==> flow/design.v <==
module alu(opcode, operand_1, operand_2, result, nzcv_old, nzcv, c_from_shifter, isWriteback);
parameter N = 32; 
input[3:0] opcode;	 
input wire [N-1:0] operand_1;  
input wire [N-1:0] operand_2;
input wire[3:0] nzcv_old;  
input wire c_from_shifter; 
output reg isWriteback;  
output reg[N-1:0] result;  
output reg [3:0] nzcv; 	 
reg cin;
reg cout;
reg[N-1:0] neg;
always @(*) begin
	cin = 0;
	cout = 0;
	neg = 0;
	nzcv= nzcv_old;
	case(opcode)
		4'd0: begin
			result = operand_1 & operand_2;
			nzcv[1] = c_from_shifter;
			isWriteback = 1;
		end
		4'd1: begin
			result = operand_1 ^ operand_2;
			isWriteback = 1;
			nzcv[1] = c_from_shifter;
		end
		4'd2: begin
			neg = -operand_2;
			{cin, result[N-2:0]} = operand_1[N-2:0]+neg[N-2:0]; 
			{cout, result[N-1]} = cin+ operand_1[N-1]+neg[N-1];
			nzcv[1]  = cout;	 
			nzcv[0] = cin^cout;  
			isWriteback = 1;
		end
		4'd3: begin
			neg = -operand_1;
			{cin, result[N-2:0]} = operand_2[N-2:0]+neg[N-2:0]; 
			{cout, result[N-1]} = cin+ operand_2[N-1]+neg[N-1];
			nzcv[1]  = cout;	 
			nzcv[0] = cin^cout;  
			isWriteback = 1;
		end
		4'd4: begin
			{cin, result[N-2:0]} = operand_1[N-2:0]+operand_2[N-2:0]; 
			{cout, result[N-1]} = cin+ operand_1[N-1]+operand_2[N-1];
			nzcv[1]  = cout;	 
			nzcv[0] = cin^cout;  
			isWriteback = 1;
		end
		4'd5: begin
			{cin, result[N-2:0]} = operand_1[N-2:0]+operand_2[N-2:0]+nzcv_old[1]; 
			{cout, result[N-1]} = cin+ operand_1[N-1]+operand_2[N-1];
			nzcv[1]  = cout;	 
			nzcv[0] = cin^cout;  
			isWriteback = 1;
		end
		4'd6: begin
			neg = -operand_2;
			{cin, result[N-2:0]} = operand_1[N-2:0]+neg[N-2:0]+nzcv_old[1]-1; 
			{cout, result[N-1]} = cin+ operand_1[N-1]+neg[N-1];
			nzcv[1]  = cout;	 
			nzcv[0] = cin^cout;  
			isWriteback = 1;
		end
		4'd7: begin
			neg = -operand_1;
			{cin, result[N-2:0]} = operand_2[N-2:0]+neg[N-2:0]+nzcv_old[1]-1; 
			{cout, result[N-1]} = cin+ operand_2[N-1]+neg[N-1];
			nzcv[1]  = cout;	 
			nzcv[0] = cin^cout;  
			isWriteback = 1;
		end
		4'd8: begin
			result = operand_1 & operand_2;
			isWriteback = 0;
			nzcv[1] = c_from_shifter;
		end
		4'd9: begin
			result = operand_1 ^ operand_2;
			isWriteback = 0;
			nzcv[1] = c_from_shifter;
		end
		4'd10: begin
			neg = -operand_2;
			{cin, result[N-2:0]} = operand_1[N-2:0]+neg[N-2:0]; 
			{cout, result[N-1]} = cin+ operand_1[N-1]+neg[N-1];
			nzcv[1]  = cout;	 
			nzcv[0] = cin^cout;  
			isWriteback = 0;
		end
		4'd11: begin
			{cin, result[N-2:0]} = operand_1[N-2:0]+operand_2[N-2:0]; 
			{cout, result[N-1]} = cin+ operand_1[N-1]+operand_2[N-1];
			nzcv[1]  = cout;	 
			nzcv[0] = cin^cout;  
			isWriteback = 0;
		end
		4'd12: begin
			result = operand_1 | operand_2;
			isWriteback = 1;
			nzcv[1] = c_from_shifter;
		end
		4'd13: begin
			result = operand_2;
			isWriteback = 1;
			nzcv[1] =c_from_shifter;
		end
		4'd14: begin
			result = operand_1 & (~operand_2);
			isWriteback = 1;
			nzcv[1] =c_from_shifter;
		end
		4'd15: begin
			result = ~operand_2;
			isWriteback = 1;
			nzcv[1] = c_from_shifter;
		end
	endcase
	nzcv[3] = result[N-1]; 	 
	nzcv[2] = (result == 0);  
end
endmodule
module bshift(instr_bit_25,imm_value, Rm, Rs, operand2, cin, c_to_alu, direct_data, use_shifter);
	parameter n=32;
	input [n-1:0] direct_data;
	input use_shifter;
	input instr_bit_25;  
	input [11:0] imm_value;  
	input [n-1:0] Rm;
	input [n-1:0] Rs;
	output [n-1:0] operand2;  
	input cin;
	output reg c_to_alu;
	wire instr_bit_25;
	wire [11:0] imm_value;
	reg [n-1:0] in;
	reg [n-1:0] out;
	reg [7:0] shiftby;  
	reg [n-1:0] junk;
	assign operand2 =(use_shifter==1)?out:direct_data ;
	always @* begin 
		in = 0;
		shiftby = 0;
		junk = 0;
		out = 0;
		c_to_alu = 0;
		if (instr_bit_25) begin
			in[n-1:8] = 0;
			in[7:0] = imm_value[7:0];
			shiftby[0]=0;
			shiftby[7:4]=4'd0;
			shiftby[4:1] = imm_value[11:8];
			{junk,out} = {in,in} >> shiftby[7:0];
			if(shiftby[7:0]==0) c_to_alu = cin;
			else c_to_alu = out[31];
		end
		else begin  
			if(imm_value[6:4] == 0) begin
				in = Rm;
				{c_to_alu,out} = {cin ,in} << imm_value[11:7];
			end
			if(imm_value[6:4] == 3'd1) begin
				in = Rm;
				shiftby[7:0] = Rs[7:0];
				{c_to_alu,out} = {cin,in} << shiftby[7:0];
			end
			if(imm_value[6:4] == 3'd2) begin
				in = Rm;
				{out, c_to_alu} = {in,cin} >> imm_value[11:7];
			end
			if(imm_value[6:4] == 3'd3) begin
				in = Rm;
				shiftby[7:0] = Rs[7:0];
				{out, c_to_alu} = {in,cin} >> shiftby[7:0];
			end
			if(imm_value[6:4] == 3'd4) begin
				in = Rm;
				if(in[n-1]){junk,out, c_to_alu} = {32'hFFFFFFFF,in,cin} >> imm_value[11:7];
				else {out, c_to_alu} = {in,cin} >> imm_value[11:7];
			end
			if(imm_value[6:4] == 3'd5) begin
				in = Rm;
				shiftby[7:0] = Rs[7:0];
				if(in[n-1]) {junk,out, c_to_alu} = {32'hFFFFFFFF,in,cin} >> shiftby[7:0];
				else {out,c_to_alu} = {in,cin} >> shiftby[7:0];
			end
			if((imm_value[6:4] == 3'd6)&&(imm_value[11:7]!=5'd0)) begin
				in = Rm;
				{junk,out,c_to_alu} = {in,in,cin} >> imm_value[11:7];
			end
			if(imm_value[6:4] == 3'd7) begin
				in=Rm;
				shiftby[7:0] = Rs[7:0];
				{junk,out,c_to_alu} = {in,in,cin} >> shiftby[4:0];  
			end
			if((imm_value[6:4] == 3'd6)&&(imm_value[11:7]==5'd0)) begin
				in= Rm;
				{out, c_to_alu} = {cin, in};
			end
		end
	end
endmodule 
module cond ( nzcv,  condition_code, will_this_be_executed);
input wire[3:0] nzcv;
input wire[3:0] condition_code;
output reg will_this_be_executed;
always @* begin
case(condition_code)
	0: begin	 
	if(nzcv[2] == 1)  will_this_be_executed = 1;
	else will_this_be_executed = 0;	
	end
	1: begin  
	if(nzcv[2] == 0)  will_this_be_executed = 1;
	else will_this_be_executed = 0;	
	end
	2: begin  
	if(nzcv[1] == 1)  will_this_be_executed = 1;
	else will_this_be_executed = 0;	
	end	
	3: begin  
	if(nzcv[1] == 0)  will_this_be_executed = 1;
	else will_this_be_executed = 0;	
	end	
	4: begin  
	if(nzcv[3] == 1)  will_this_be_executed = 1;
	else will_this_be_executed = 0;	
	end	
	5: begin  
	if(nzcv[3] == 0)  will_this_be_executed = 1;
	else will_this_be_executed = 0;	
	end	
	6: begin  
	if(nzcv[0] == 1)  will_this_be_executed = 1;
	else will_this_be_executed = 0;	
	end	
	7: begin  
	if(nzcv[0] == 0)  will_this_be_executed = 1;
	else will_this_be_executed = 0;	
	end	
	8: begin  
	if(nzcv[1] == 1 && nzcv[2] == 0)  will_this_be_executed = 1;
	else will_this_be_executed = 0;	
	end	
	9: begin  
	if(nzcv[1] == 0 && nzcv[2] == 1)  will_this_be_executed = 1;
	else will_this_be_executed = 0;	
	end	
	10: begin  
	if(nzcv[3] == nzcv[0])  will_this_be_executed = 1;
	else will_this_be_executed = 0;	
	end	
	11: begin  
	if(nzcv[3] != nzcv[0])  will_this_be_executed = 1;
	else will_this_be_executed = 0;	
	end	
	12: begin  
	if(nzcv[2] == 0 && nzcv[3] == nzcv[0])  will_this_be_executed = 1;
	else will_this_be_executed = 0;	
	end	
	13: begin  
	if(nzcv[2] == 0 || nzcv[3] != nzcv[0])  will_this_be_executed = 1;
	else will_this_be_executed = 0;	
	end	
	14: begin  
	will_this_be_executed = 1;	
	end	
	15: begin  
	will_this_be_executed = 1;
	end
endcase
end
endmodule
module multiplier(    Rs, Rm, result  );
parameter N = 32; 
output wire[N-1:0] result;
input wire[N-1:0] Rs;
input wire[N-1:0] Rm;
assign result = Rm*Rs;
endmodule
module inst_decode(ir, instr_type);
input wire [31:0] ir;
output reg[3:0] instr_type;
always@* begin
	instr_type = 9;
	if(ir[27] == 1 && ir[26] ==1) instr_type = 12;
	if(ir[27] == 1 && ir[26] == 0) begin
		if(ir[25] == 0) instr_type = 10;
		else if(ir[25] == 1) instr_type = 11;
	end
	if(ir[27] == 0 && ir[26] == 1) begin
		if(ir[25] == 0) instr_type = 8;
		else begin
			if(ir[4] == 1) instr_type = 9;
			if(ir[4] == 0) instr_type = 8;
		end
	end
	if(ir[27] == 0 && ir[26] == 0) begin
		if(ir[25] == 1) instr_type = 7;
		else begin
			if(ir[11:8] == 4'b1111 && ir[7:4] == 4'b0001) instr_type = 2;
			else if( (( ir[7] ==1) && (ir[4] == 1)) == 0) instr_type = 7;
			else if( ir[6] == 1) instr_type = 6;
			else if( ir[6] == 0 && ir[5] == 1 && ir[22] == 1) instr_type = 5;
			else if( ir[6] == 0 && ir[5] == 1 && ir[22] == 1) instr_type = 4;
			else if( ir[6] == 0 && ir[5] == 0 && ir[24] == 1) instr_type = 3;
			else if( ir[6] == 0 && ir[5] == 0 && ir[24] == 0 && ir[23] ==1) instr_type = 1;
			else if( ir[6] == 0 && ir[5] == 0 && ir[24] == 0 && ir[23] ==0) instr_type = 0;
		end
	end
end
endmodule
module arm7_execute (
	input             clk,
	input      [31:0] instr_i,   
	input      [31:0] rn_i,      
	input      [31:0] rd_i,      
	input      [31:0] rs_i,      
	input      [31:0] rm_i,      
	input      [31:0] pc_i,      
	input      [3:0]  nzcv_i,    
	output reg [31:0] result_o,
	output reg [3:0]  nzcv_o,
	output reg        wb_o,
	output reg        exec_o
);
localparam T_MULTIPLY          = 4'd0;
localparam T_DATA_PROCESSING   = 4'd7;
localparam T_LOAD_STORE        = 4'd8;
localparam T_BRANCH            = 4'd11;
localparam OP_SUB              = 4'd2;
localparam OP_ADD              = 4'd4;
reg [31:0] instr_q, rn_q, rd_q, rs_q, rm_q, pc_q;
reg [3:0]  nzcv_q;
always @(posedge clk) begin
	instr_q <= instr_i;
	rn_q    <= rn_i;
	rd_q    <= rd_i;
	rs_q    <= rs_i;
	rm_q    <= rm_i;
	pc_q    <= pc_i;
	nzcv_q  <= nzcv_i;
end
wire [3:0]  instr_type;
wire [31:0] mult_result;
wire [31:0] shifter_result;
wire        c_to_alu;
wire [31:0] alu_result;
wire [3:0]  alu_nzcv;
wire        alu_is_writeback;
wire        will_this_be_executed;
reg        use_shifter;
reg [31:0] alu_operand_1;
reg [31:0] alu_operand_2;
reg [3:0]  alu_opcode;
inst_decode InstructionDecoder(
	.ir(instr_q),
	.instr_type(instr_type)
);
multiplier Multiplier(
	.Rs(rs_q),
	.Rm(rm_q),
	.result(mult_result)
);
always @(*) begin
	alu_operand_2 = 0;
	case (instr_type)
		T_DATA_PROCESSING: begin
			alu_operand_1 = rn_q;
			use_shifter = 1;
			alu_opcode = instr_q[24:21];
		end
		T_MULTIPLY: begin
			alu_operand_1 = (instr_q[21] == 1) ? rd_q : 32'd0;	 
			alu_operand_2 = mult_result;
			use_shifter = 0;
			alu_opcode = OP_ADD;
		end
		T_BRANCH: begin
			alu_operand_1 = pc_q - 4;
			alu_operand_2 = (instr_q[23] == 1) ? {6'b111111, instr_q[23:0], 2'b00} : {6'b000000, instr_q[23:0], 2'b00};
			use_shifter = 0;
			alu_opcode = OP_ADD;
		end
		T_LOAD_STORE: begin
			alu_operand_1 = rn_q;
			use_shifter = 1;
			alu_opcode = (instr_q[23] == 1) ? OP_ADD : OP_SUB;
		end
		default: begin
			alu_operand_1 = rn_q;
			use_shifter = 1;
			alu_opcode = OP_ADD;
		end
	endcase
end
bshift BarrelShifter(
	.instr_bit_25(instr_q[25]),
	.imm_value(instr_q[11:0]),
	.Rs(rs_q),
	.Rm(rm_q),
	.cin(nzcv_q[1]),
	.direct_data(alu_operand_2),
	.use_shifter(use_shifter),
	.operand2(shifter_result),
	.c_to_alu(c_to_alu)
);
alu ALU(
	.opcode(alu_opcode),
	.operand_1(alu_operand_1),
	.operand_2(shifter_result),
	.nzcv_old(nzcv_q),
	.c_from_shifter(c_to_alu),
	.result(alu_result),
	.nzcv(alu_nzcv),
	.isWriteback(alu_is_writeback)
);
cond conditionFieldChecker(
	.nzcv(nzcv_q),
	.condition_code(instr_q[31:28]),
	.will_this_be_executed(will_this_be_executed)
);
always @(posedge clk) begin
	result_o <= alu_result;
	nzcv_o   <= alu_nzcv;
	wb_o     <= alu_is_writeback;
	exec_o   <= will_this_be_executed;
end
endmodule
Ticket comment

## Tool chain data of arm7_execute

Module arm7_execute before and after one edit of its RTL, step after step.
Lines under "unedited" count in the file above, lines under "edited" in the edited file.
"difference": "edited" minus "unedited" as printed here. "rel. change": 100 x difference / "unedited".
The mark -- stands for no value.

| inputs | value |
|---|---|
| design top | arm7_execute |
| clock input | clk |
| library | sky130hd |
| corner | tt_025C_1v80 |

## Edit of the RTL

Unified diff, file above to edited file.
The edited RTL no longer does the same as the RTL above: the edit was made by script, with no optimisation intended.

```diff
@@ -380,10 +380,4 @@
 			alu_opcode = OP_ADD;
 		end
-		T_BRANCH: begin
-			alu_operand_1 = pc_q - 4;
-			alu_operand_2 = (instr_q[23] == 1) ? {6'b111111, instr_q[23:0], 2'b00} : {6'b000000, instr_q[23:0], 2'b00};
-			use_shifter = 0;
-			alu_opcode = OP_ADD;
-		end
 		T_LOAD_STORE: begin
 			alu_operand_1 = rn_q;
```

## After elaboration

Source: Yosys, flattened and elaborated, memories not mapped. Widths are those after wreduce; folded enables and synchronous resets count as part of the registers. Registers that Yosys merges into a memory's read port (data or address) are not register bits. Print and check cells do not count. Equal cells are merged and count once.

Word-level totals:

| what | unedited | edited | difference | rel. change (%) |
|---|---|---|---|---|
| cells after elaboration | 209 | 203 | -6 | -2.87 |
| register bits after elaboration | 234 | 202 | -32 | -13.68 |
| bits of input ports | 197 | 197 | 0 | 0.00 |

Operators by class:

| what | unedited | edited | difference | rel. change (%) |
|---|---|---|---|---|
| $add $sub $neg | 23 | 22 | -1 | -4.35 |
| eq/ne operators | 44 | 43 | -1 | -2.27 |
| bitwise operators | 19 | 19 | 0 | 0.00 |
| shifts and indexed selects | 9 | 9 | 0 | 0.00 |
| muxes and demuxes | 65 | 63 | -2 | -3.08 |
| reduce/logical cells | 37 | 36 | -1 | -2.70 |
| multipliers | 1 | 1 | 0 | 0.00 |

Operator list:

| operator | unedited | edited | difference | rel. change (%) |
|---|---|---|---|---|
| 32-bit parallel mux with 2-bit select | 2 | 0 | -2 | -100.00 |
| 4-bit == test with constant B | 19 | 18 | -1 | -5.26 |
| 2-bit OR reduction | 6 | 5 | -1 | -16.67 |
| 32-bit by 3-bit subtractor with 32-bit output with constant B | 1 | 0 | -1 | -100.00 |
| 1-bit 2-to-1 mux | 28 | 28 | 0 | 0.00 |
| 1-bit logical AND | 18 | 18 | 0 | 0.00 |
| 32-bit 2-to-1 mux | 13 | 13 | 0 | 0.00 |
| 4-bit 2-to-1 mux | 11 | 11 | 0 | 0.00 |
| 4-bit by 3-bit == test with 1-bit output with constant B | 9 | 9 | 0 | 0.00 |
| 1-bit NOT | 8 | 8 | 0 | 0.00 |
| 1-bit by 1-bit adder with 2-bit output | 6 | 6 | 0 | 0.00 |
| 2-bit by 1-bit adder with 2-bit output | 6 | 6 | 0 | 0.00 |
| 1-bit XOR | 6 | 6 | 0 | 0.00 |
| 3-bit == test with constant B | 4 | 4 | 0 | 0.00 |
| 4-bit by 2-bit == test with 1-bit output with constant B | 4 | 4 | 0 | 0.00 |
| 4-bit zero test | 4 | 4 | 0 | 0.00 |
| 31-bit by 31-bit adder with 32-bit output | 3 | 3 | 0 | 0.00 |
| 32-bit by 1-bit adder with 32-bit output | 3 | 3 | 0 | 0.00 |
| 4-bit by 1-bit == test with 1-bit output with constant B | 3 | 3 | 0 | 0.00 |
| 65-bit by 5-bit >> shifter with 33-bit output | 3 | 3 | 0 | 0.00 |
| 32-bit AND | 2 | 2 | 0 | 0.00 |
| 3-bit by 2-bit == test with 1-bit output with constant B | 2 | 2 | 0 | 0.00 |
| 32-bit zero test | 2 | 2 | 0 | 0.00 |
| 3-bit 2-to-1 mux | 2 | 2 | 0 | 0.00 |
| 33-bit 2-to-1 mux | 2 | 2 | 0 | 0.00 |
| 32-bit negation | 2 | 2 | 0 | 0.00 |
| 1-bit parallel mux with 7-bit select | 2 | 2 | 0 | 0.00 |
| 32-bit by 1-bit subtractor with 32-bit output with constant B | 2 | 2 | 0 | 0.00 |

Not every row of either side is listed.

## Logic depth

Longest topological path by Yosys (ltp), each cell counted once; first at word level (registers and memories cut), then after technology mapping (sequential cells cut; the memories' decode and read muxes count).

Logic depth:

| what | unedited | edited | difference | rel. change (%) |
|---|---|---|---|---|
| depth after elaboration | 24 | 23 | -1 | -4.17 |
| ABC_AREA | 0 | 0 | -- | -- |
| depth in mapped cells | 55 | 50 | -5 | -9.09 |
| mapped depth without buffers | 49 | 49 | 0 | 0.00 |

## Mapped cells and area

Source: synth_stat.txt of the flow (Yosys; design flattened, memories mapped). It holds for the ABC_AREA given above (unset counts as 0); a run with the other value may have another netlist.

Synthesis totals:

| what | unedited | edited | difference | rel. change (%) |
|---|---|---|---|---|
| cell count | 5640 | 5566 | -74 | -1.31 |
| chip area (Yosys) (sq um) | 44016.0 | 42653.4 | -1362.6 | -3.10 |
| mapped flip-flops | 233 | 192 | -41 | -17.60 |

Cell types:

| cell | unedited | edited | difference | rel. change (%) |
|---|---|---|---|---|
| sky130_fd_sc_hd__dfxtp_1 | 233 | 192 | -41 | -17.60 |
| sky130_fd_sc_hd__nand2_1 | 595 | 556 | -39 | -6.55 |
| sky130_fd_sc_hd__o21ai_0 | 215 | 249 | +34 | +15.81 |
| sky130_fd_sc_hd__mux2i_1 | 138 | 106 | -32 | -23.19 |
| sky130_fd_sc_hd__buf_2 | 65 | 39 | -26 | -40.00 |
| sky130_fd_sc_hd__clkbuf_1 | 272 | 297 | +25 | +9.19 |
| sky130_fd_sc_hd__nand3_1 | 146 | 170 | +24 | +16.44 |
| sky130_fd_sc_hd__and3_1 | 41 | 65 | +24 | +58.54 |
| sky130_fd_sc_hd__nand2b_1 | 34 | 58 | +24 | +70.59 |
| sky130_fd_sc_hd__a211oi_1 | 79 | 99 | +20 | +25.32 |
| sky130_fd_sc_hd__nand4_1 | 36 | 56 | +20 | +55.56 |
| sky130_fd_sc_hd__xnor2_1 | 209 | 190 | -19 | -9.09 |
| sky130_fd_sc_hd__nor3_1 | 152 | 133 | -19 | -12.50 |
| sky130_fd_sc_hd__mux2_2 | 37 | 19 | -18 | -48.65 |
| sky130_fd_sc_hd__o21ai_1 | 26 | 10 | -16 | -61.54 |
| sky130_fd_sc_hd__nor2_1 | 343 | 358 | +15 | +4.37 |
| sky130_fd_sc_hd__a221oi_1 | 65 | 50 | -15 | -23.08 |
| sky130_fd_sc_hd__inv_1 | 534 | 520 | -14 | -2.62 |

Not every row of either side is listed.
The figures by module come from a second, unflattened synthesis with its own total; it is not the netlist above.

Second synthesis, totals:

| what | unedited | edited | difference | rel. change (%) |
|---|---|---|---|---|
| cells (unflattened synthesis) | 5611 | 5514 | -97 | -1.73 |
| area (unflattened synthesis) (sq um) | 44202.4 | 43167.7 | -1034.7 | -2.34 |

Rows give one instance, submodules left out.

Modules, unedited:

| module | seq. area (sq um) | area (sq um) | instances | cells |
|---|---|---|---|---|
| multiplier | 0.0 | 15213.3 | 1 | 1650 |
| alu | 0.0 | 13972.2 | 1 | 2085 |
| bshift | 0.0 | 8637.0 | 1 | 1395 |
| arm7_execute | 4684.5 | 6129.6 | 1 | 449 |
| inst_decode | 0.0 | 127.6 | 1 | 19 |
| cond | 0.0 | 122.6 | 1 | 13 |

Modules, edited:

| module | seq. area (sq um) | area (sq um) | instances | cells |
|---|---|---|---|---|
| multiplier | 0.0 | 15846.4 | 1 | 1719 |
| alu | 0.0 | 13450.4 | 1 | 2017 |
| bshift | 0.0 | 8637.0 | 1 | 1395 |
| arm7_execute | 4043.9 | 4983.5 | 1 | 351 |
| inst_decode | 0.0 | 127.6 | 1 | 19 |
| cond | 0.0 | 122.6 | 1 | 13 |

## Timing after synthesis

Source: OpenSTA report_checks on the synthesized netlist (no wires, ideal clock, input and output delay 20% of the period each), path of least setup slack; recovery checks are left aside. Register names are those of the netlist, which keeps one name where synthesis merged equal registers.

Path after synthesis:

| what | unedited | edited | difference | rel. change (%) |
|---|---|---|---|---|
| path kind | reg-to-reg | reg-to-reg | -- | -- |
| from | reg rm_q[7] | reg rm_q[9] | -- | -- |
| to | reg nzcv_o[2] | reg nzcv_o[2] | -- | -- |
| delay of the path (ps) | 12131 | 12398 | +267 | +2.20 |
| clock period (ps) | 13000 | 13000 | 0 | 0.00 |
| stages | 51 | 47 | -4 | -7.84 |
| launch time at the first pin (ps) | 0 | 0 | 0 | -- |
| library setup time (ps) | 103 | 61 | -42 | -- |
| setup slack (ps) | 869 | 602 | -267 | -- |
| arrival time (ps) | 12028 | 12337 | +309 | +2.57 |
| period reached after synthesis (ps) | 12131 | 12398 | +267 | +2.20 |

"delay of the path" is the arrival time less input delay plus setup time.
"stages" counts driving pins, that of a launching flip-flop among them; a cell with two outputs on the path counts twice.
"period reached after synthesis" = period - worst setup slack (recovery checks aside). The figure is calculated, with input and output delays left at 20% of the set period.
The rows between start and end are the longest chain of elaborated cells between them; the timing report does not say that the signal goes this way. Where chains are equally long, one stands for them.
A line is the first line of the expression or statement that the cell stems from. Yosys adds cells for indexed reads and writes and turns some case tables into memories.

| between the ends, after synthesis, unedited | value |
|---|---|
| cells stage by stage | sky130_fd_sc_hd__dfxtp_1 -> sky130_fd_sc_hd__clkbuf_1 -> sky130_fd_sc_hd__clkbuf_1 -> sky130_fd_sc_hd__clkbuf_1 -> sky130_fd_sc_hd__and2_1 -> sky130_fd_sc_hd__fa_1 -> sky130_fd_sc_hd__inv_1 -> sky130_fd_sc_hd__fa_1 -> sky130_fd_sc_hd__fa_1 -> sky130_fd_sc_hd__fa_1 -> sky130_fd_sc_hd__inv_1 -> sky130_fd_sc_hd__ha_1 -> sky130_fd_sc_hd__ha_1 -> sky130_fd_sc_hd__fa_1 -> sky130_fd_sc_hd__fa_1 -> sky130_fd_sc_hd__ha_1 -> sky130_fd_sc_hd__a21o_1 -> sky130_fd_sc_hd__o41ai_1 -> [... 15 more ...] -> sky130_fd_sc_hd__or3b_2 -> sky130_fd_sc_hd__nor3b_1 -> sky130_fd_sc_hd__a21oi_1 -> sky130_fd_sc_hd__a31o_2 -> sky130_fd_sc_hd__nor4b_1 -> sky130_fd_sc_hd__a311oi_1 -> sky130_fd_sc_hd__nand2_1 -> sky130_fd_sc_hd__nor2_1 -> sky130_fd_sc_hd__nand3_1 -> sky130_fd_sc_hd__nor2b_1 -> sky130_fd_sc_hd__xnor2_1 -> sky130_fd_sc_hd__fa_1 -> sky130_fd_sc_hd__a221oi_1 -> sky130_fd_sc_hd__o2111ai_1 -> sky130_fd_sc_hd__a221o_1 -> sky130_fd_sc_hd__a221oi_1 -> sky130_fd_sc_hd__nor2_1 -> sky130_fd_sc_hd__a2111oi_2 |
| cells in the longest elaborated chain | 20 |

Ends and longest elaborated chain, after synthesis, unedited:

| what | line | text |
|---|---|---|
| start: declaration | 336 | `reg [31:0] instr_q, rn_q, rd_q, rs_q, rm_q, pc_q;` |
| start: assignment | 343 | `rm_q <= rm_i;` |
| 33-bit by 5-bit left shift with 33-bit output | 163 | `{c_to_alu,out} = {cin ,in} << imm_value[11:7];` |
| 32-bit 2-to-1 mux | 161 | `if(imm_value[6:4] == 0) begin` |
| 32-bit 2-to-1 mux | 165 | `if(imm_value[6:4] == 3'd1) begin` |
| 32-bit 2-to-1 mux | 170 | `if(imm_value[6:4] == 3'd2) begin` |
| 32-bit 2-to-1 mux | 174 | `if(imm_value[6:4] == 3'd3) begin` |
| 32-bit 2-to-1 mux | 179 | `if(imm_value[6:4] == 3'd4) begin` |
| 32-bit 2-to-1 mux | 184 | `if(imm_value[6:4] == 3'd5) begin` |
| [... 6 more ...] | -- |  |
| 31-bit by 31-bit adder with 32-bit output | 62 | `{cin, result[N-2:0]} = operand_1[N-2:0]+neg[N-2:0]+nzcv_old[1]-1;` |
| 32-bit by 1-bit adder with 32-bit output | 62 |  |
| 32-bit by 1-bit subtractor with 32-bit output | 62 |  |
| 1-bit by 1-bit adder with 2-bit output | 63 | `{cout, result[N-1]} = cin+ operand_1[N-1]+neg[N-1];` |
| 2-bit by 1-bit adder with 2-bit output | 63 |  |
| 1-bit parallel mux with 12-bit select | 19 | `case(opcode)` |
| 32-bit zero test | 123 | `nzcv[2] = (result == 0);` |
| end: assignment | 428 | `nzcv_o <= alu_nzcv;` |
| end: declaration | 326 | `output reg [3:0] nzcv_o,` |

Some nets on the timed path still bear RTL names; the line given drives or declares the net.

Nets with RTL names, path after synthesis, unedited:

| net | line |
|---|---|
| ALU.nzcv[3] | 19 |

| between the ends, after synthesis, edited | value |
|---|---|
| cells stage by stage | sky130_fd_sc_hd__dfxtp_1 -> sky130_fd_sc_hd__clkbuf_1 -> sky130_fd_sc_hd__clkbuf_1 -> sky130_fd_sc_hd__buf_1 -> sky130_fd_sc_hd__nand2_1 -> sky130_fd_sc_hd__fa_1 -> sky130_fd_sc_hd__inv_1 -> sky130_fd_sc_hd__fa_1 -> sky130_fd_sc_hd__fa_1 -> sky130_fd_sc_hd__inv_1 -> sky130_fd_sc_hd__fa_1 -> sky130_fd_sc_hd__inv_1 -> sky130_fd_sc_hd__fa_1 -> sky130_fd_sc_hd__inv_1 -> sky130_fd_sc_hd__fa_1 -> sky130_fd_sc_hd__inv_1 -> sky130_fd_sc_hd__fa_1 -> sky130_fd_sc_hd__fa_1 -> [... 11 more ...] -> sky130_fd_sc_hd__clkbuf_1 -> sky130_fd_sc_hd__o21ai_0 -> sky130_fd_sc_hd__nand2b_1 -> sky130_fd_sc_hd__o31a_1 -> sky130_fd_sc_hd__or3_1 -> sky130_fd_sc_hd__a2111oi_0 -> sky130_fd_sc_hd__nand4b_1 -> sky130_fd_sc_hd__a2111o_1 -> sky130_fd_sc_hd__nor3_1 -> sky130_fd_sc_hd__xnor2_1 -> sky130_fd_sc_hd__fa_1 -> sky130_fd_sc_hd__a222oi_1 -> sky130_fd_sc_hd__nand3_1 -> sky130_fd_sc_hd__a211o_1 -> sky130_fd_sc_hd__a2111o_1 -> sky130_fd_sc_hd__or4_1 -> sky130_fd_sc_hd__nor4_1 -> sky130_fd_sc_hd__and4bb_1 |
| cells in the longest elaborated chain | 20 |

Ends and longest elaborated chain, after synthesis, edited:

| what | line | text |
|---|---|---|
| start: declaration | 336 | `reg [31:0] instr_q, rn_q, rd_q, rs_q, rm_q, pc_q;` |
| start: assignment | 343 | `rm_q <= rm_i;` |
| 33-bit by 5-bit left shift with 33-bit output | 163 | `{c_to_alu,out} = {cin ,in} << imm_value[11:7];` |
| 32-bit 2-to-1 mux | 161 | `if(imm_value[6:4] == 0) begin` |
| 32-bit 2-to-1 mux | 165 | `if(imm_value[6:4] == 3'd1) begin` |
| 32-bit 2-to-1 mux | 170 | `if(imm_value[6:4] == 3'd2) begin` |
| 32-bit 2-to-1 mux | 174 | `if(imm_value[6:4] == 3'd3) begin` |
| 32-bit 2-to-1 mux | 179 | `if(imm_value[6:4] == 3'd4) begin` |
| 32-bit 2-to-1 mux | 184 | `if(imm_value[6:4] == 3'd5) begin` |
| [... 6 more ...] | -- |  |
| 31-bit by 31-bit adder with 32-bit output | 62 | `{cin, result[N-2:0]} = operand_1[N-2:0]+neg[N-2:0]+nzcv_old[1]-1;` |
| 32-bit by 1-bit adder with 32-bit output | 62 |  |
| 32-bit by 1-bit subtractor with 32-bit output | 62 |  |
| 1-bit by 1-bit adder with 2-bit output | 63 | `{cout, result[N-1]} = cin+ operand_1[N-1]+neg[N-1];` |
| 2-bit by 1-bit adder with 2-bit output | 63 |  |
| 1-bit parallel mux with 12-bit select | 19 | `case(opcode)` |
| 32-bit zero test | 123 | `nzcv[2] = (result == 0);` |
| end: assignment | 422 | `nzcv_o <= alu_nzcv;` |
| end: declaration | 326 | `output reg [3:0] nzcv_o,` |

## Timing after layout

From the final timing report of each run of pair 1: the path of least setup slack in the routed layout; clock arrival at registers is part of the times.
The path's times are printed in steps of 10 ps; the period is the one set.

Path post-layout:

| what | unedited | edited | difference | rel. change (%) |
|---|---|---|---|---|
| path kind | reg-to-reg | reg-to-reg | -- | -- |
| from | reg rm_q[14] | reg rs_q[2] | -- | -- |
| to | reg nzcv_o[2] | reg nzcv_o[2] | -- | -- |
| stages | 42 | 45 | +3 | +7.14 |
| arrival time (ps) | 12880 | 13180 | +300 | +2.33 |
| library setup time (ps) | 100 | 50 | -50 | -- |
| setup slack (ps) | 660 | 300 | -360 | -- |
| launch time at the first pin (ps) | 640 | 540 | -100 | -15.62 |
| clock period (ps) | 13000 | 13000 | 0 | 0.00 |

The rows between start and end are the longest chain of elaborated cells between them; the timing report does not say that the signal goes this way. Where chains are equally long, one stands for them.

| between the ends, post-layout, unedited | value |
|---|---|
| cells stage by stage | sky130_fd_sc_hd__dfxtp_1 -> sky130_fd_sc_hd__buf_4 -> sky130_fd_sc_hd__and2_1 -> sky130_fd_sc_hd__fa_1 -> sky130_fd_sc_hd__fa_1 -> sky130_fd_sc_hd__fa_1 -> sky130_fd_sc_hd__inv_1 -> sky130_fd_sc_hd__fa_1 -> sky130_fd_sc_hd__inv_1 -> sky130_fd_sc_hd__fa_1 -> sky130_fd_sc_hd__fa_1 -> sky130_fd_sc_hd__fa_1 -> sky130_fd_sc_hd__fa_1 -> sky130_fd_sc_hd__ha_1 -> sky130_fd_sc_hd__o21ai_0 -> sky130_fd_sc_hd__nor2_1 -> sky130_fd_sc_hd__o22ai_1 -> sky130_fd_sc_hd__o21ai_0 -> [... 6 more ...] -> sky130_fd_sc_hd__or3_1 -> sky130_fd_sc_hd__xnor2_1 -> sky130_fd_sc_hd__ha_1 -> sky130_fd_sc_hd__and3_1 -> sky130_fd_sc_hd__a211o_1 -> sky130_fd_sc_hd__a21oi_1 -> sky130_fd_sc_hd__o21bai_1 -> sky130_fd_sc_hd__a21oi_1 -> sky130_fd_sc_hd__xor2_1 -> sky130_fd_sc_hd__nor2b_1 -> sky130_fd_sc_hd__xnor2_1 -> sky130_fd_sc_hd__fa_1 -> sky130_fd_sc_hd__a221oi_1 -> sky130_fd_sc_hd__o2111ai_1 -> sky130_fd_sc_hd__a221o_1 -> sky130_fd_sc_hd__a221oi_1 -> sky130_fd_sc_hd__nor2_1 -> sky130_fd_sc_hd__a2111oi_2 |
| cells in the longest elaborated chain | 20 |

Ends and longest elaborated chain, post-layout, unedited:

| what | line | text |
|---|---|---|
| start: declaration | 336 | `reg [31:0] instr_q, rn_q, rd_q, rs_q, rm_q, pc_q;` |
| start: assignment | 343 | `rm_q <= rm_i;` |
| 33-bit by 5-bit left shift with 33-bit output | 163 | `{c_to_alu,out} = {cin ,in} << imm_value[11:7];` |
| 32-bit 2-to-1 mux | 161 | `if(imm_value[6:4] == 0) begin` |
| 32-bit 2-to-1 mux | 165 | `if(imm_value[6:4] == 3'd1) begin` |
| 32-bit 2-to-1 mux | 170 | `if(imm_value[6:4] == 3'd2) begin` |
| 32-bit 2-to-1 mux | 174 | `if(imm_value[6:4] == 3'd3) begin` |
| 32-bit 2-to-1 mux | 179 | `if(imm_value[6:4] == 3'd4) begin` |
| 32-bit 2-to-1 mux | 184 | `if(imm_value[6:4] == 3'd5) begin` |
| [... 6 more ...] | -- |  |
| 31-bit by 31-bit adder with 32-bit output | 62 | `{cin, result[N-2:0]} = operand_1[N-2:0]+neg[N-2:0]+nzcv_old[1]-1;` |
| 32-bit by 1-bit adder with 32-bit output | 62 |  |
| 32-bit by 1-bit subtractor with 32-bit output | 62 |  |
| 1-bit by 1-bit adder with 2-bit output | 63 | `{cout, result[N-1]} = cin+ operand_1[N-1]+neg[N-1];` |
| 2-bit by 1-bit adder with 2-bit output | 63 |  |
| 1-bit parallel mux with 12-bit select | 19 | `case(opcode)` |
| 32-bit zero test | 123 | `nzcv[2] = (result == 0);` |
| end: assignment | 428 | `nzcv_o <= alu_nzcv;` |
| end: declaration | 326 | `output reg [3:0] nzcv_o,` |

Some nets on the timed path still bear RTL names; the line given drives or declares the net.

Nets with RTL names, path post-layout, unedited:

| net | line |
|---|---|
| ALU.nzcv[3] | 19 |

| between the ends, post-layout, edited | value |
|---|---|
| cells stage by stage | sky130_fd_sc_hd__dfxtp_2 -> sky130_fd_sc_hd__buf_12 -> sky130_fd_sc_hd__buf_4 -> sky130_fd_sc_hd__nand2_1 -> sky130_fd_sc_hd__fa_1 -> sky130_fd_sc_hd__inv_1 -> sky130_fd_sc_hd__fa_1 -> sky130_fd_sc_hd__inv_1 -> sky130_fd_sc_hd__fa_1 -> sky130_fd_sc_hd__fa_1 -> sky130_fd_sc_hd__inv_1 -> sky130_fd_sc_hd__fa_1 -> sky130_fd_sc_hd__fa_1 -> sky130_fd_sc_hd__fa_1 -> sky130_fd_sc_hd__fa_1 -> sky130_fd_sc_hd__ha_1 -> sky130_fd_sc_hd__nand2b_1 -> sky130_fd_sc_hd__o22ai_1 -> [... 9 more ...] -> sky130_fd_sc_hd__xnor2_1 -> sky130_fd_sc_hd__ha_2 -> sky130_fd_sc_hd__and3_1 -> sky130_fd_sc_hd__a21oi_2 -> sky130_fd_sc_hd__o21ai_2 -> sky130_fd_sc_hd__or2_2 -> sky130_fd_sc_hd__a21oi_2 -> sky130_fd_sc_hd__xnor2_2 -> sky130_fd_sc_hd__nor3_2 -> sky130_fd_sc_hd__xnor2_2 -> sky130_fd_sc_hd__fa_1 -> sky130_fd_sc_hd__a222oi_1 -> sky130_fd_sc_hd__nand3_1 -> sky130_fd_sc_hd__a211o_1 -> sky130_fd_sc_hd__a2111o_1 -> sky130_fd_sc_hd__or4_4 -> sky130_fd_sc_hd__nor4_4 -> sky130_fd_sc_hd__and4bb_1 |
| cells in the longest elaborated chain | 19 |

Ends and longest elaborated chain, post-layout, edited:

| what | line | text |
|---|---|---|
| start: declaration | 336 | `reg [31:0] instr_q, rn_q, rd_q, rs_q, rm_q, pc_q;` |
| start: assignment | 342 | `rs_q <= rs_i;` |
| 33-bit by 8-bit left shift with 33-bit output | 168 | `{c_to_alu,out} = {cin,in} << shiftby[7:0];` |
| 32-bit 2-to-1 mux | 165 | `if(imm_value[6:4] == 3'd1) begin` |
| 32-bit 2-to-1 mux | 170 | `if(imm_value[6:4] == 3'd2) begin` |
| 32-bit 2-to-1 mux | 174 | `if(imm_value[6:4] == 3'd3) begin` |
| 32-bit 2-to-1 mux | 179 | `if(imm_value[6:4] == 3'd4) begin` |
| 32-bit 2-to-1 mux | 184 | `if(imm_value[6:4] == 3'd5) begin` |
| 32-bit 2-to-1 mux | 190 | `if((imm_value[6:4] == 3'd6)&&(imm_value[11:7]!=5'd0)) begin` |
| [... 5 more ...] | -- |  |
| 31-bit by 31-bit adder with 32-bit output | 62 | `{cin, result[N-2:0]} = operand_1[N-2:0]+neg[N-2:0]+nzcv_old[1]-1;` |
| 32-bit by 1-bit adder with 32-bit output | 62 |  |
| 32-bit by 1-bit subtractor with 32-bit output | 62 |  |
| 1-bit by 1-bit adder with 2-bit output | 63 | `{cout, result[N-1]} = cin+ operand_1[N-1]+neg[N-1];` |
| 2-bit by 1-bit adder with 2-bit output | 63 |  |
| 1-bit parallel mux with 12-bit select | 19 | `case(opcode)` |
| 32-bit zero test | 123 | `nzcv[2] = (result == 0);` |
| end: assignment | 422 | `nzcv_o <= alu_nzcv;` |
| end: declaration | 326 | `output reg [3:0] nzcv_o,` |

## Measured runs

Both versions went through the flow (Yosys, OpenROAD) with the same settings in each pair. Constraints: input delay and output delay 20% of the set period each, output load 0.01 pF.

| flow settings, pair 1 | value |
|---|---|
| CORE_UTILIZATION | 40 |
| period_ns | 13.0 |
| CAP_MARGIN | 20 |
| CORE_MARGIN | 2 |
| SLEW_MARGIN | 20 |

Final reports, pair 1:

| what | unedited | edited | difference | rel. change (%) |
|---|---|---|---|---|
| Yosys chip area after synthesis (sq um) | 44016.0 | 42653.4 | -1362.6 | -3.10 |
| utilization after layout (%) | 46.2 | 48.0 | +1.8 | -- |
| worst setup slack after layout (ps) | 660 | 298 | -362 | -- |
| total power after layout (W) | 0.014986 | 0.016345 | +0.001359 | +9.07 |
| standard-cell area after layout (sq um) | 50403.3 | 50646.1 | +242.8 | +0.48 |
| clock period achieved (ps) | 12340 | 12702 | +362 | +2.93 |
| total die area (sq um) | 112708.0 | 109260.0 | -3448.0 | -3.06 |

| flow settings, pair 2 | value |
|---|---|
| CELL_PAD_IN_SITES_GLOBAL_PLACEMENT | 1 |
| CORE_MARGIN | 4 |
| CORE_UTILIZATION | 50 |
| PLACE_DENSITY | 0.42 |
| period_ns | 6.99 |
| CAP_MARGIN | 20 |
| SLEW_MARGIN | 20 |

Final reports, pair 2:

| what | unedited | edited | difference | rel. change (%) |
|---|---|---|---|---|
| Yosys chip area after synthesis (sq um) | 44016.0 | 42653.4 | -1362.6 | -3.10 |
| utilization after layout (%) | 74.9 | 73.7 | -1.2 | -- |
| worst setup slack after layout (ps) | -4299 | -4755 | -456 | -- |
| total power after layout (W) | 0.036233 | 0.034559 | -0.001674 | -4.62 |
| standard-cell area after layout (sq um) | 65141.2 | 62000.7 | -3140.5 | -4.82 |
| clock period achieved (ps) | 11289 | 11745 | +456 | +4.04 |
| total die area (sq um) | 92842.1 | 90045.0 | -2797.1 | -3.01 |

"clock period achieved" is the run's clock period less its worst setup slack. It is reckoned from that one timing run; input and output delays stay at 20% of the period that was set.
"total power after layout": no workload was simulated; the value follows from the tool's default switching activity.
